==> flow/design.v <==
`timescale 1ns / 1ps
module CordicMachine(
	input clk,
	input [12:0] x_0,
	input [12:0] y_0,
	input [12:0] z_0,
	input [31:0] stage,
	output reg [12:0] x_N,
	output reg [12:0] y_N,
	output reg [12:0] z_N
);
	reg [12:0] arctan [12:0];
	initial begin
	arctan[0] = 13'b0101101000000;
	arctan[1] = 13'b0011010100100;
	arctan[2] = 13'b0001110000010;
	arctan[3] = 13'b0000111001000;
	arctan[4] = 13'b0000011100100;
	arctan[5] = 13'b0000001110010;
	arctan[6] = 13'b0000000111001;
	arctan[7] = 13'b0000000011100;
	arctan[8] = 13'b0000000001110;
	arctan[9] = 13'b0000000000111;
	arctan[10] = 13'b0000000000011;
	arctan[11] = 13'b0000000000001;
	arctan[12] = 13'b0000000000000;
	end
	wire signed [12:0] x_s = x_0;
	wire signed [12:0] y_s = y_0;
	wire [12:0] x_sh = x_s >>> stage;
	wire [12:0] y_sh = y_s >>> stage;
	always @(posedge clk) begin
		if (stage != 10) begin
			x_N <= z_0[12] ? x_0 + y_sh : x_0 - y_sh;
			y_N <= z_0[12] ? y_0 - x_sh : y_0 + x_sh;
			z_N <= z_0[12] ? z_0 + arctan[stage] : z_0 - arctan[stage];
		end
	end
endmodule
`timescale 1ns / 1ps
module Cordic(
	input clk, 
	input [12:0] x_0,
	input [12:0] y_0,
	input [12:0] z_0,
	output [12:0] x_N,
	output [12:0] y_N,
	output [12:0] z_N
);
	wire [12:0] x0, y0, z0;
	wire [12:0] x1, y1, z1;
	wire [12:0] x2, y2, z2;
	wire [12:0] x3, y3, z3;
	wire [12:0] x4, y4, z4;
	wire [12:0] x5, y5, z5;
	wire [12:0] x6, y6, z6;
	wire [12:0] x7, y7, z7;
	wire [12:0] x8, y8, z8;
	wire [12:0] x9, y9, z9;
	CordicMachine C1 (.clk(clk), .x_0(x_0), .y_0(y_0), .z_0(z_0), .stage(0), .x_N(x0), .y_N(y0), .z_N(z0));
	CordicMachine C2 (.clk(clk), .x_0(x0), .y_0(y0), .z_0(z0), .stage(1), .x_N(x1), .y_N(y1), .z_N(z1));
	CordicMachine C3 (.clk(clk), .x_0(x1), .y_0(y1), .z_0(z1), .stage(2), .x_N(x2), .y_N(y2), .z_N(z2));
	CordicMachine C4 (.clk(clk), .x_0(x2), .y_0(y2), .z_0(z2), .stage(3), .x_N(x3), .y_N(y3), .z_N(z3));
	CordicMachine C5 (.clk(clk), .x_0(x3), .y_0(y3), .z_0(z3), .stage(4), .x_N(x4), .y_N(y4), .z_N(z4));
	CordicMachine C6 (.clk(clk), .x_0(x4), .y_0(y4), .z_0(z4), .stage(5), .x_N(x5), .y_N(y5), .z_N(z5));
	CordicMachine C7 (.clk(clk), .x_0(x5), .y_0(y5), .z_0(z5), .stage(6), .x_N(x6), .y_N(y6), .z_N(z6));
	CordicMachine C8 (.clk(clk), .x_0(x6), .y_0(y6), .z_0(z6), .stage(7), .x_N(x7), .y_N(y7), .z_N(z7));
	CordicMachine C9 (.clk(clk), .x_0(x7), .y_0(y7), .z_0(z7), .stage(8), .x_N(x8), .y_N(y8), .z_N(z8));
	CordicMachine C10 (.clk(clk), .x_0(x8), .y_0(y8), .z_0(z8), .stage(9), .x_N(x9), .y_N(y9), .z_N(z9));
	assign x_N = x9;
	assign y_N = y9;
	assign z_N = z9;
endmodule
Reports on Cordic:

The steps from the RTL of Cordic to its reports follow in flow order.
Lines are those of the file above, counted from 1.
Cell names lack the library's common part.
Not given: n/a

* top: Cordic
* clock: clk
* library: sky130hd
* corner: tt_025C_1v80

Word-level counts:

Counts by Yosys on the flattened word-level netlist (proc, flatten, opt, wreduce; memories kept). Register bits leave out memories and registers merged into their read ports (data or address); mux counts leave out enables and synchronous resets folded into registers. Print and check cells are left out. Cells with the same type and inputs are merged into one.
Memory sizes are those after Yosys's memory passes, which may raise the word count (mostly to a power of two), join words into wider ones and drop unused or constant bits.

* bitwise gates (word level): 0
* $lt $le $gt $ge: 0
* $mul: 0
* shifts and indexed selects: 0
* reduce/logical cells: 0
* add/subtract/negate cells: 59
* mux-type cells: 30
* equal/unequal tests: 0
* div/mod/pow operators: 0

Operator list (count)
* subtractor 13 bit: 30
* 2-to-1 mux 13 bit: 30
* adder 13 bit: 29

* memories: 10
* latch bits: 0
* cells after elaboration: 129
* RAM bits: 0
* flip-flop bits (word level): 390
* output and inout bits: 39
* input port bits: 40
* bits in read-only memories: 1560
* clocked read ports x word width: 0

Memory list
* C1.arctan: depth 13, width 12, rd ports 1, write ports 0, RTL line 12 `reg [12:0] arctan [12:0];`
* C10.arctan: depth 13, width 12, rd ports 1, write ports 0, RTL line 12
* C2.arctan: depth 13, width 12, rd ports 1, write ports 0, RTL line 12
* C3.arctan: depth 13, width 12, rd ports 1, write ports 0, RTL line 12
* C4.arctan: depth 13, width 12, rd ports 1, write ports 0, RTL line 12
* C5.arctan: depth 13, width 12, rd ports 1, write ports 0, RTL line 12

Memories not listed: 4.

Longest topological paths:

Depth = most cells in a row (Yosys ltp): at word level without a register or memory, in the mapped netlist without a sequential cell, where the memories' decode and read muxes count.

* depth after elaboration: 2
* ABC_AREA: 1
* mapped depth: 19
* gate-level depth less buffers: 19

Netlist:

Source: synth_stat.txt of the flow (Yosys; design flattened, memories mapped). It holds for the ABC_AREA given above (unset counts as 0); a run with the other value may have another netlist.
The area totals of this step are shown rounded.

Cells by type
* dfxtp_1: count 389, area in all 7.79E+03 um^2
* ha_1: count 376, area in all 4.7E+03 um^2
* nand2_1: count 916, area in all 3.44E+03 um^2
* xor2_1: count 268, area in all 2.35E+03 um^2
* inv_1: count 543, area in all 2.04E+03 um^2
* nand3_1: count 316, area in all 1.58E+03 um^2
* a21oi_1: count 268, area in all 1.34E+03 um^2
* nor2_1: count 305, area in all 1.14E+03 um^2
* o21ai_0: count 189, area in all 945.907 um^2
* xnor2_1: count 87, area in all 761.981 um^2
* fa_1: count 31, area in all 620.595 um^2
* a31oi_1: count 51, area in all 319.056 um^2
* nand4_1: count 51, area in all 319.056 um^2
* nor3_1: count 38, area in all 190.182 um^2
* a21o_1: count 24, area in all 180.173 um^2
* o21bai_1: count 22, area in all 165.158 um^2
* o21ai_2: count 14, area in all 122.618 um^2
* buf_2: count 14, area in all 70.067 um^2

Other cell types: 25; their cells: 105.

* buffer cells: 33
* standard cells after synthesis: 4007
* synthesis area: 28800 um^2
* flip-flops: 389
* sequential part of the area: 7790 um^2

Timing after synthesis:

Source: OpenSTA report_checks on the synthesized netlist (no wires, ideal clock, input and output delay 20% of the period each), path of least setup slack; recovery checks are left aside. Register names are those of the netlist, which keeps one name where synthesis merged equal registers.

* path type: reg2reg
* start: register C1.x_N[1]
* end: register C2.y_N[11]
* time at the first pin: 0 ps
* buffers on the path: 0
* stages: 15
* clock period: 3200 ps
* library setup time: 72 ps
* path delay: 2202 ps
* data required time: 3128 ps
* data arrival time: 2130 ps
* path slack: 999 ps
* synthesis period reached: 2201 ps

"path delay" = arrival - input delay + setup time.
"stages" counts driving pins, that of a launching flip-flop among them; a cell with two outputs on the path counts twice.
"synthesis period reached" is the clock period less the worst setup slack; recovery checks do not enter. This is arithmetic on one report: input and output delays are still those of the set period (20% each).
The rows between start and end are the longest chain of elaborated cells between them; the timing report does not say that the signal goes this way. Where chains are equally long, one stands for them.
A line is the first line of the expression or statement that the cell stems from. Yosys adds cells for indexed reads and writes and turns some case tables into memories.

* cells stage by stage: dfxtp_1 -> inv_1 -> ha_1 -> nand3_1 -> nor2_1 -> nand2_1 -> o21ai_0 -> xnor2_1 -> inv_1 -> ha_1 -> inv_1 -> nor3_1 -> nand4_1 -> nand3_1 -> xor2_1
* cells in the longest elaborated chain: 2
* elaborated cells between the ends (all ways): 3
* RTL lines with such cells: 1
* those cells by class: add/sub: 2; mux: 1

Ends and longest elaborated chain, after synthesis
* start, declared: RTL line 8 `output reg [12:0] x_N,`
* start, assigned: RTL line 34 `x_N <= z_0[12] ? x_0 + y_sh : x_0 - y_sh;`
* adder 13 bit: RTL line 35 `y_N <= z_0[12] ? y_0 - x_sh : y_0 + x_sh;`
* 2-to-1 mux 13 bit: RTL line 35
* end, assigned: RTL line 35
* end, declared: RTL line 9 `output reg [12:0] y_N,`

Worst path after layout:

From the final timing report of flow run A: the path of least setup slack in the routed layout; clock arrival at registers is part of the times.
The path's times are printed in steps of 10 ps; the period is the one set.

* path type: reg2reg
* start: register C2.x_N[7]
* end: register C3.y_N[12]
* clock period: 2430 ps
* path slack: 160 ps
* data required time: 2900 ps
* time at the first pin: 570 ps
* library setup time: 110 ps
* buffers on the path: 0
* data arrival time: 2740 ps
* stages: 14

The rows between start and end are the longest chain of elaborated cells between them; the timing report does not say that the signal goes this way. Where chains are equally long, one stands for them.

* cells stage by stage: dfxtp_2 -> nor2_4 -> nand2_1 -> nor2_2 -> nand2_1 -> nand2_2 -> xor2_4 -> ha_4 -> inv_1 -> o21ai_2 -> a21oi_2 -> nand3_4 -> nand3_1 -> nand2_1
* cells in the longest elaborated chain: 2
* elaborated cells between the ends (all ways): 3
* RTL lines with such cells: 1
* those cells by class: add/sub: 2; mux: 1

Ends and longest elaborated chain, after layout
* start, declared: RTL line 8 `output reg [12:0] x_N,`
* start, assigned: RTL line 34 `x_N <= z_0[12] ? x_0 + y_sh : x_0 - y_sh;`
* adder 13 bit: RTL line 35 `y_N <= z_0[12] ? y_0 - x_sh : y_0 + x_sh;`
* 2-to-1 mux 13 bit: RTL line 35
* end, assigned: RTL line 35
* end, declared: RTL line 9 `output reg [12:0] y_N,`

Data sheet: physical implementation of Cordic

Measured data: module Cordic, platform sky130hd, 6 stored runs of the flow under differing settings, order arbitrary. Input and output delays are each 20% of the period that was set; the output load is 0.01 pF.
"period reached": clock period set for the run, less the worst setup slack. It is reckoned from that one timing run; input and output delays stay at 20% of the period that was set.
"critical setup path time" means the part of the period allowed to the worst setup path (the constraints hold back 20% at inputs and 20% at outputs) less its slack; where the path has registers, the arrival times of their clocks count too.
"critical setup path time" is given in steps of 10 ps.
Results are given in rounded form.

### Flow run A

Settings: `ABC_AREA=1`, `CAP_MARGIN=20`, `CORE_MARGIN=7`, `CORE_UTILIZATION=36`, `CTS_CLUSTER_SIZE=40`, `GPL_ROUTABILITY_DRIVEN=0`, `GPL_TIMING_DRIVEN=0`, `HOLD_SLACK_MARGIN=0.3`, `MAX_ROUTING_LAYER=met5`, `PLACE_DENSITY=0.36`, `SETUP_SLACK_MARGIN=0.16`, `SLEW_MARGIN=20`, `period_ns=2.43`

- Synthesized cell area: 28,800 um^2
- Die outline area: 88,100 um^2
- Utilization after layout: 47.1 %
- Worst setup slack after layout: 161 ps
- Total negative slack on setup checks: 0 ps
- Period reached: 2,269 ps
- Critical setup path time: 2,270 ps
- Class of the worst setup path: reg2reg

### Flow run B

Settings: `ABC_AREA=1`, `CELL_PAD_IN_SITES_DETAIL_PLACEMENT=1`, `CORE_ASPECT_RATIO=1.61`, `CORE_UTILIZATION=25`, `MIN_ROUTING_LAYER=met2`, `PLACE_DENSITY_LB_ADDON=0.01`, `period_ns=2.64`, `CAP_MARGIN=20`, `CORE_MARGIN=2`, `SLEW_MARGIN=20`

- Synthesized cell area: 28,800 um^2
- Die outline area: 118,000 um^2
- Utilization after layout: 31.0 %
- Worst setup slack after layout: 119 ps
- Total negative slack on setup checks: 0 ps
- Period reached: 2,521 ps
- Critical setup path time: 2,520 ps
- Class of the worst setup path: reg2reg

### Flow run C

Settings: `CORE_UTILIZATION=40`, `period_ns=4.26`, `CAP_MARGIN=20`, `CORE_MARGIN=2`, `SLEW_MARGIN=20`

- Synthesized cell area: 25,900 um^2
- Die outline area: 66,700 um^2
- Utilization after layout: 45.6 %
- Worst setup slack after layout: 993 ps
- Total negative slack on setup checks: 0 ps
- Period reached: 3,267 ps
- Critical setup path time: 3,270 ps
- Class of the worst setup path: reg2reg

### Flow run D

Settings: `CORE_UTILIZATION=40`, `SETUP_SLACK_MARGIN=-0.02`, `period_ns=3.11`, `CAP_MARGIN=20`, `CORE_MARGIN=2`, `SLEW_MARGIN=20`

- Synthesized cell area: 25,900 um^2
- Die outline area: 66,700 um^2
- Utilization after layout: 46.6 %
- Worst setup slack after layout: 90 ps
- Total negative slack on setup checks: 0 ps
- Period reached: 3,020 ps
- Critical setup path time: 3,020 ps
- Class of the worst setup path: reg2reg

### Flow run E

Settings: `CAP_MARGIN=25`, `CELL_PAD_IN_SITES_GLOBAL_PLACEMENT=1`, `CORE_ASPECT_RATIO=0.63`, `CORE_MARGIN=5`, `CTS_CLUSTER_DIAMETER=107`, `GPL_ROUTABILITY_DRIVEN=0`, `GPL_TIMING_DRIVEN=0`, `period_ns=3.2`, `CORE_UTILIZATION=40`, `SLEW_MARGIN=20`

- Synthesized cell area: 25,900 um^2
- Die outline area: 70,000 um^2
- Utilization after layout: 45.9 %
- Worst setup slack after layout: 109 ps
- Total negative slack on setup checks: 0 ps
- Period reached: 3,091 ps
- Critical setup path time: 3,090 ps
- Class of the worst setup path: reg2reg

### Flow run F

Settings: `CAP_MARGIN=5`, `CELL_PAD_IN_SITES_GLOBAL_PLACEMENT=0`, `CORE_ASPECT_RATIO=1.2`, `CORE_MARGIN=5`, `CORE_UTILIZATION=38`, `CTS_CLUSTER_DIAMETER=353`, `GPL_ROUTABILITY_DRIVEN=1`, `GPL_TIMING_DRIVEN=1`, `HOLD_SLACK_MARGIN=0.13`, `MIN_ROUTING_LAYER=met2`, `period_ns=1.79`, `SLEW_MARGIN=20`

- Synthesized cell area: 25,900 um^2
- Die outline area: 73,400 um^2
- Utilization after layout: 65.3 %
- Worst setup slack after layout: -948 ps
- Total negative slack on setup checks: -109,000 ps
- Period reached: 2,738 ps
- Critical setup path time: 2,740 ps
- Class of the worst setup path: reg2reg
